==> flow/design.v <==
module aluDesign#(parameter W = 8, N = 4) (clk,rst,CE,MODE,CIN,INP_VALID,CMD,OPA,OPB, ERR,OV,COUT,G,L,E, RES);
    input clk,rst,CE,MODE,CIN;
    input [1:0] INP_VALID;
    input [N-1:0] CMD;
    input [W-1:0] OPA,OPB;
    output reg ERR,OV,COUT,G,L,E;
        output reg [2*W-1:0] RES;
        reg [2*W-1:0] res_comb;
    parameter INV_INP = 2'b00, OPA_VALID = 2'b01, OPB_VALID = 2'b10, OPA_AND_OPB_VALID = 2'b11;
    parameter SHIFT_W = $clog2(W);
    reg [W-1:0] opa_r,opb_r;
    reg [N-1:0] cmd_r;
    reg [1:0] valid_r;
    reg mode_r,cin_r;
    reg cout_comb,ov_comb,g_comb,l_comb,e_comb,err_comb;
    always@(posedge clk,posedge rst) begin
        if(rst) begin
            opa_r <= 0;
            opb_r <= 0;
            cmd_r <= 0;
            valid_r <= 0;
            cin_r <= 0;
            mode_r <= 0;
        end
        else if(CE) begin
            opa_r <= OPA;
            opb_r <= OPB;
            cmd_r <= CMD;
            valid_r <= INP_VALID;
            cin_r <= CIN;
            mode_r <= MODE;
       end
    end
    always@(*) begin
        if(CE) begin
            res_comb = 0;
            err_comb = 0;
            cout_comb = 0;
            ov_comb = 0;
            g_comb = 0;
            l_comb = 0;
            e_comb = 0;
            if(mode_r == 1) begin
                case(valid_r)
                    INV_INP : begin
                        res_comb = 0;
                        err_comb = 1;
                    end
                    OPA_VALID : begin
                        case(cmd_r)
                            4'b0100 : begin
                                res_comb = opa_r + 1;
                                cout_comb = res_comb[W];
                            end
                           4'b0101 : begin
                               res_comb = opa_r - 1;
                               ov_comb = res_comb[W];
                            end
                            default : err_comb = 1;
                        endcase
                    end
                    OPB_VALID : begin
                        case(cmd_r)
                            4'b0110 : begin
                                res_comb = opb_r + 1;
                                cout_comb = res_comb[W];
                            end
                            4'b0111 : begin
                                res_comb = opb_r - 1;
                                ov_comb = res_comb[W];
                            end
                            default : err_comb = 1;
                        endcase
                    end
                    OPA_AND_OPB_VALID : begin
                        case(cmd_r)
                            4'b0000 : begin
                                res_comb = opa_r + opb_r;
                                cout_comb = res_comb[W];
                            end
                            4'b0001 : begin
                                res_comb = opa_r - opb_r;
                                ov_comb = res_comb[W];
                            end
                            4'b0010 : begin
                                res_comb = opa_r + opb_r + cin_r;
                                cout_comb = res_comb[W];
                            end
                            4'b0011 : begin
                                res_comb = opa_r - opb_r - cin_r;
                                ov_comb = res_comb[W];
                            end
                            4'b1000 : begin
                                g_comb  = (opa_r > opb_r) ? 1:0;
                                l_comb = (opa_r < opb_r) ? 1:0;
                                e_comb = (opa_r == opb_r) ? 1:0;
                            end
                            4'b1001 : begin
                                res_comb = (opa_r + 1) * (opb_r + 1);
                            end
                            4'b1010 : begin
                                res_comb = (opa_r<<1) * (opb_r);
                            end
                            4'b1011 : begin
                                res_comb = $signed(opa_r) + $signed(opb_r);
                                ov_comb = (($signed(opa_r) > 0) && ($signed(opb_r) > 0) && ($signed(res_comb[W-1:0])<=0) || ($signed(opa_r) < 0) && ($signed(opb_r) < 0) && ($signed(res_comb[W-1:0]) >= 0));
                                g_comb  = ($signed(opa_r) > $signed(opb_r)) ? 1:0;
                                l_comb = ($signed(opa_r) < $signed(opb_r)) ? 1:0;
                                e_comb = ($signed(opa_r) == $signed(opb_r)) ? 1:0;
                            end
                            4'b1100 : begin
                                res_comb = $signed(opa_r) - $signed(opb_r);
                                ov_comb = (($signed(opa_r) > 0) && ($signed(opb_r) < 0) && ($signed(res_comb[W-1:0]) <= 0) || ($signed(opa_r) < 0) && ($signed(opb_r) > 0) && ($signed(res_comb[W-1:0]) >= 0));
                                g_comb  = ($signed(opa_r) > $signed(opb_r)) ? 1:0;
                                l_comb = ($signed(opa_r) < $signed(opb_r)) ? 1:0;
                                e_comb = ($signed(opa_r) == $signed(opb_r)) ? 1:0;
                            end
                            default : err_comb = 1;
                        endcase
                    end
                    default : err_comb = 1;
                endcase
            end
            else begin
                case(valid_r)
                    INV_INP : begin
                        res_comb = 0;
                        err_comb = 1;
                    end
                    OPA_VALID : begin
                        case(cmd_r)
                            4'b0110 : begin
                                res_comb = ~(opa_r);
                                res_comb[2*W-1 : 8] = 0;
                            end
                            4'b1000 : begin
                                res_comb = opa_r >> 1;
                            end
                            4'b1001 : begin
                                res_comb = opa_r << 1;
                            end
                            default : err_comb = 1;
                        endcase
                    end
                    OPB_VALID : begin
                        case(cmd_r)
                            4'b0111 : begin
                                res_comb = ~(opb_r);
                                res_comb[2*W-1 : 8] = 0;
                            end
                            4'b1010 : begin
                                res_comb = opb_r >> 1;
                            end
                            4'b1011 : begin
                                res_comb = opb_r << 1;
                            end
                            default : err_comb = 1;
                        endcase
                    end
                    OPA_AND_OPB_VALID : begin
                        case(cmd_r)
                            4'b0000 : begin
                                res_comb = opa_r & opb_r;
                            end
                            4'b0001 : begin
                                res_comb = ~(opa_r & opb_r);
                                res_comb[2*W-1 : 8] = 0;
                            end
                            4'b0010 : begin
                                res_comb = opa_r | opb_r;
                            end
                            4'b0011 : begin
                                res_comb = ~(opa_r | opb_r);
                                res_comb[2*W-1 : 8] = 0;
                            end
                            4'b0100 : begin
                                res_comb = opa_r ^ opb_r;
                            end
                            4'b0101 : begin
                                res_comb = ~(opa_r ^ opb_r);
                                res_comb[2*W-1 : 8] = 0;
                            end
                            4'b1100 : begin
                                if( |(opb_r[(W-1) : (SHIFT_W+1)])) begin
                                    err_comb = 1;
                                    res_comb = 0;
                                end
                                else
                                    res_comb = (opa_r << (opb_r[SHIFT_W-1:0])) | opa_r >> (W - (opb_r[SHIFT_W-1:0]));
                                    res_comb[2*W-1 : 8] = 0;
                            end
                            4'b1101 : begin
                                if( |(opb_r[(W-1) : (SHIFT_W+1)])) begin
                                    res_comb = 0;
                                    err_comb = 1;
                                end
                                else
                                    res_comb = (opa_r >> opb_r[SHIFT_W-1:0]) | opa_r << (W - opb_r[SHIFT_W-1:0]);
                                    res_comb[2*W-1 : 8] = 0;
                            end
                            default : err_comb = 1;
                        endcase
                    end
                    default : err_comb = 1;
                endcase
            end
        end
        else begin
           res_comb = 0;
           err_comb = 0;
           cout_comb = 0;
           ov_comb = 0;
           g_comb = 0;
           l_comb = 0;
           e_comb = 0;
        end
    end
    always@(posedge clk, posedge rst) begin
        if(rst) begin
            RES <= 0;
            COUT <= 0;
            OV <= 0;
            G <= 0;
            L <= 0;
            E <= 0;
            ERR  <= 0;
        end
        else if(CE) begin
            RES <= res_comb;
                COUT <= cout_comb;
                OV <= ov_comb;
                G <= g_comb;
                L <= l_comb;
                E <= e_comb;
                ERR  <= err_comb;
        end
    end
endmodule
Memo
Re: synthesis data of aluDesign

---- From RTL to reports: aluDesign ----
Each step is given for the RTL above and for the edited RTL.
Lines under "unedited" count in the file above, lines under "edited" in the edited file.
"change": "edited" minus "unedited" as printed here.
Operators: Yosys type, input widths -> output width; for muxes data width and select width s.
Library cell names are shortened.
Not given: -
design
  top module .............................. aluDesign
  clock input ............................. clk
  cell library ............................ sky130hd
  library corner .......................... tt_025C_1v80

---- Edit of the RTL ----
Unified diff, file above to edited file.
The edited RTL no longer does the same as the RTL above: the edit was made by script, with no optimisation intended.
begin of diff
@@ -100,5 +100,5 @@
                             end
                             4'b1010 : begin
-                                res_comb = (opa_r<<1) * (opb_r);
+                                res_comb = (opa_r<<1) + (opb_r);
                             end
                             4'b1011 : begin
end of diff

---- Elaborated design ----
Counts by Yosys on the flattened word-level netlist (proc, flatten, opt, wreduce; memories kept). Register bits leave out memories and registers merged into their read ports (data or address). Print and check cells are left out.
storage and ports
  what                             unedited  edited  change
  clocked read ports x word width  0         0       0
  bits in writable memories        0         0       0
  output and inout port bits       22        22      0
  ROM bits                         0         0       0
  bits in registers                46        46      0
  memory cells                     0         0       0
  bits of input ports              27        27      0
  bits in latches                  0         0       0
operators by class
  what                              unedited  edited  change
  multiply operators                2         1       -1
  bitwise gates (word level)        10        10      0
  divide/modulo/power cells         0         0       0
  reductions and logical operators  22        22      0
  order comparisons                 12        12      0
  equal/unequal tests               18        18      0
  shift operators                   4         4       0
  multiplexer cells                 48        48      0
  add/subtract/negate cells         11        12      +1
operator list
  cell          unedited  edited  change
  $mul 8x8->15  1         0       -1
  $add 9x8->10  0         1       +1
Operator kinds equal on both sides are left out: 48.

---- Longest topological paths ----
Yosys ltp: most cells in a row. Word level: on the elaborated netlist, between registers, memories and ports. Mapped: between sequential cells and ports; inverters and the memories' decode and read muxes count.
logic depth
  what                           unedited  edited  change
  word-level depth               7         7       0
  ABC_AREA                       0         0       -
  mapped depth                   25        24      -1
  gate-level depth less buffers  21        21      0

---- Netlist ----
Yosys stat after the flow's synthesis: flattened, memories mapped to cells. It holds for the ABC_AREA given above (unset counts as 0); a run with the other value may have another netlist.
cells by type
  cell type  unedited  edited  change
  inv_1      146       111     -35
  fa_1       86        52      -34
  ha_1       100       73      -27
  nor2_1     152       126     -26
  nand2_1    129       108     -21
  xnor2_1    72        56      -16
  a21oi_1    78        63      -15
  o211ai_1   10        23      +13
  a22oi_1    19        9       -10
  a31oi_1    17        7       -10
  o221ai_1   15        5       -10
  o22ai_1    16        25      +9
  clkinv_1   12        3       -9
  a211oi_1   14        6       -8
  a221o_1    1         8       +7
  mux2i_1    19        13      -6
  a221oi_1   7         12      +5
  nor3_2     5         0       -5
Cell types equal on both sides are left out: 16.
The list need not be complete.
synthesis totals
  what                              unedited  edited  change
  cell count                        1374      1201    -173
  area of sequential cells (sq um)  1151.1    1151.1  0.0
  mapped area (sq um)               10598.9   9166.3  -1432.6
  flip-flop cells                   46        46      0

---- Timing after synthesis ----
Path of least setup slack by OpenSTA after synthesis, without wires, with an ideal clock, recovery checks aside; 20% of the period is set as input and as output delay. Where synthesis merged equal registers, the netlist keeps one of their names.
timing path after synthesis
  what                               unedited      edited        change
  kind                               reg2reg       reg2reg       -
  start point                        reg opb_r[1]  reg opb_r[0]  -
  end point                          reg RES[14]   reg RES[14]   -
  launch time at the first pin (ps)  0             0             0
  period (ps)                        6000          6000          0
  buffers on the path                4             4             0
  driving pins on the path           24            24            0
  setup time (ps)                    83            126           +43
  data arrival time (ps)             5958          5898          -60
  delay of the path (ps)             6041          6024          -17
  path slack (ps)                    -42           -24           +18
  synthesis period reached (ps)      6042          6024          -18
"delay of the path" = arrival - input delay + setup time.
"driving pins on the path": output pins that drive a net of the path, with the launching flip-flop's if there is one; two outputs of one cell count as two.
"synthesis period reached" = period - worst setup slack (recovery checks aside). The figure is calculated, with input and output delays left at 20% of the set period.
The rows between start and end are the longest chain of elaborated cells between them; the timing report does not say that the signal goes this way. Where chains are equally long, one stands for them.
Each line given opens the expression or statement behind the cell; cells for indexed reads and writes are added by Yosys, which also makes memories of some case tables.
on the way, after synthesis, unedited
  cell sequence ........................... dfrtp_1 > clkinv_1 > clkbuf_1 > ha_1 > clkbuf_1 > clkbuf_1 > clkbuf_1 > nand2_1 > fa_1 > inv_1 > fa_1 > ha_1 > inv_1 > fa_1 > inv_1 > fa_1 > a21o_1 > a211oi_1 > o21ai_0 > a31o_2 > a21oi_1 > xor2_1 > o221a_2 > o21ai_0
  cells in the longest elaborated chain ... 5
RTL lines, path after synthesis, unedited
  what                line  text
  start: declaration  11    reg [W-1:0] opa_r,opb_r;
  start: assignment   19    opb_r <= 0;
  start: assignment   27    opb_r <= OPB;
  $add 8x1->9         99    res_comb = (opa_r + 1) * (opb_r + 1);
  $mul 9x9->16        99
  $pmux 16 s8         76    case(cmd_r)
  $pmux 16 s4         44    case(valid_r)
  $mux 16             43    if(mode_r == 1) begin
  end: assignment     220   RES <= 0;
  end: assignment     229   RES <= res_comb;
  end: declaration    7     output reg [2*W-1:0] RES;
on the way, after synthesis, edited
  cell sequence ........................... dfrtp_1 > buf_2 > inv_1 > clkbuf_1 > ha_1 > clkbuf_1 > clkbuf_1 > nand2b_1 > fa_1 > inv_1 > fa_1 > ha_1 > inv_1 > fa_1 > inv_1 > fa_1 > a21o_1 > a21oi_1 > o21ai_0 > o41ai_1 > o21ai_0 > xnor2_1 > o211ai_1 > a221o_1
  cells in the longest elaborated chain ... 5
RTL lines, path after synthesis, edited
  what                line  text
  start: declaration  11    reg [W-1:0] opa_r,opb_r;
  start: assignment   19    opb_r <= 0;
  start: assignment   27    opb_r <= OPB;
  $add 8x1->9         99    res_comb = (opa_r + 1) * (opb_r + 1);
  $mul 9x9->16        99
  $pmux 16 s8         76    case(cmd_r)
  $pmux 16 s4         44    case(valid_r)
  $mux 16             43    if(mode_r == 1) begin
  end: assignment     220   RES <= 0;
  end: assignment     229   RES <= res_comb;
  end: declaration    7     output reg [2*W-1:0] RES;

---- Timing after layout ----
From the final timing report of the runs of pair A: the path of least setup slack in the routed layout; clock arrival at registers is part of the times.
The path's times are printed in steps of 10 ps; the period is the one set.
timing path post-layout
  what                               unedited      edited        change
  kind                               reg2reg       reg2reg       -
  start point                        reg opb_r[5]  reg opb_r[1]  -
  end point                          reg RES[14]   reg RES[13]   -
  data arrival time (ps)             5830          5900          +70
  path slack (ps)                    350           290           -60
  launch time at the first pin (ps)  300           310           +10
  driving pins on the path           22            20            -2
  period (ps)                        6000          6000          0
  setup time (ps)                    130           110           -20
  buffers on the path                1             1             0
The rows between start and end are the longest chain of elaborated cells between them; the timing report does not say that the signal goes this way. Where chains are equally long, one stands for them.
on the way, post-layout, unedited
  cell sequence ........................... dfrtp_1 > and4_1 > nand4_1 > xnor2_1 > buf_4 > nor2_1 > fa_1 > inv_1 > fa_1 > inv_1 > fa_1 > inv_1 > fa_1 > inv_1 > ha_1 > nor3_1 > o21ai_0 > a31o_2 > a21oi_1 > xor2_1 > o221a_2 > o21ai_0
  cells in the longest elaborated chain ... 5
RTL lines, path post-layout, unedited
  what                line  text
  start: declaration  11    reg [W-1:0] opa_r,opb_r;
  start: assignment   19    opb_r <= 0;
  start: assignment   27    opb_r <= OPB;
  $add 8x1->9         99    res_comb = (opa_r + 1) * (opb_r + 1);
  $mul 9x9->16        99
  $pmux 16 s8         76    case(cmd_r)
  $pmux 16 s4         44    case(valid_r)
  $mux 16             43    if(mode_r == 1) begin
  end: assignment     220   RES <= 0;
  end: assignment     229   RES <= res_comb;
  end: declaration    7     output reg [2*W-1:0] RES;
on the way, post-layout, edited
  cell sequence ........................... dfrtp_1 > buf_4 > nand3_1 > xnor2_2 > nor2_1 > fa_1 > fa_1 > inv_1 > fa_1 > fa_1 > inv_1 > ha_1 > o21ai_0 > o21bai_1 > a31o_2 > a41oi_1 > nor2b_1 > xnor2_1 > a32o_1 > a211o_1
  cells in the longest elaborated chain ... 5
RTL lines, path post-layout, edited
  what                line  text
  start: declaration  11    reg [W-1:0] opa_r,opb_r;
  start: assignment   19    opb_r <= 0;
  start: assignment   27    opb_r <= OPB;
  $add 8x1->9         99    res_comb = (opa_r + 1) * (opb_r + 1);
  $mul 9x9->16        99
  $pmux 16 s8         76    case(cmd_r)
  $pmux 16 s4         44    case(valid_r)
  $mux 16             43    if(mode_r == 1) begin
  end: assignment     220   RES <= 0;
  end: assignment     229   RES <= res_comb;
  end: declaration    7     output reg [2*W-1:0] RES;

---- Measured runs ----
Both versions went through the flow (Yosys, OpenROAD) with the same settings in each pair. Constraints: input delay and output delay 20% of the set period each, output load 0.01 pF.
settings, pair A
  CORE_UTILIZATION ........................ 40
  period_ns ............................... 6.0
  CAP_MARGIN .............................. 20
  CORE_MARGIN ............................. 2
  SLEW_MARGIN ............................. 20
measured results, pair A
  what                                       unedited  edited    change
  overall power (W)                          0.003285  0.002598  -0.000687
  total negative slack on setup checks (ps)  0         0         0
  mapped cell area after synthesis (sq um)   10598.9   9166.3    -1432.6
  utilization after routing (%)              45.5      45.5      0.0
  achieved clock period (ps)                 5652      5707      +55
  area inside the die boundary (sq um)       27815.6   24142.9   -3672.7
  worst setup slack after layout (ps)        348       293       -55
  std-cell area (final layout) (sq um)       11852.6   10263.6   -1589.0
  post-route worst hold slack (ps)           496       499       +3
settings, pair B
  CELL_PAD_IN_SITES_DETAIL_PLACEMENT ...... 2
  CORE_UTILIZATION ........................ 28
  CTS_CLUSTER_DIAMETER .................... 192
  CTS_CLUSTER_SIZE ........................ 95
  GPL_ROUTABILITY_DRIVEN .................. 0
  GPL_TIMING_DRIVEN ....................... 1
  MAX_ROUTING_LAYER ....................... met4
  PLACE_DENSITY ........................... 0.54
  SETUP_SLACK_MARGIN ...................... 0.58
  SLEW_MARGIN ............................. 40
  period_ns ............................... 10.3
  CAP_MARGIN .............................. 20
  CORE_MARGIN ............................. 2
measured results, pair B
  what                                       unedited  edited    change
  overall power (W)                          0.001947  0.001573  -0.000374
  total negative slack on setup checks (ps)  0         0         0
  mapped cell area after synthesis (sq um)   10598.9   9166.3    -1432.6
  utilization after routing (%)              31.4      31.5      +0.1
  achieved clock period (ps)                 6662      7012      +350
  area inside the die boundary (sq um)       39426.1   34201.0   -5225.1
  worst setup slack after layout (ps)        3638      3288      -350
  std-cell area (final layout) (sq um)       11780.0   10198.5   -1581.5
  post-route worst hold slack (ps)           498       498       0
"achieved clock period" is the run's clock period less its worst setup slack. It is reckoned from that one timing run; input and output delays stay at 20% of the period that was set.
By "overall power" is meant OpenSTA's value without simulated activity: inputs other than the clock are taken to toggle once in ten clock periods, and the tool carries that through the logic.
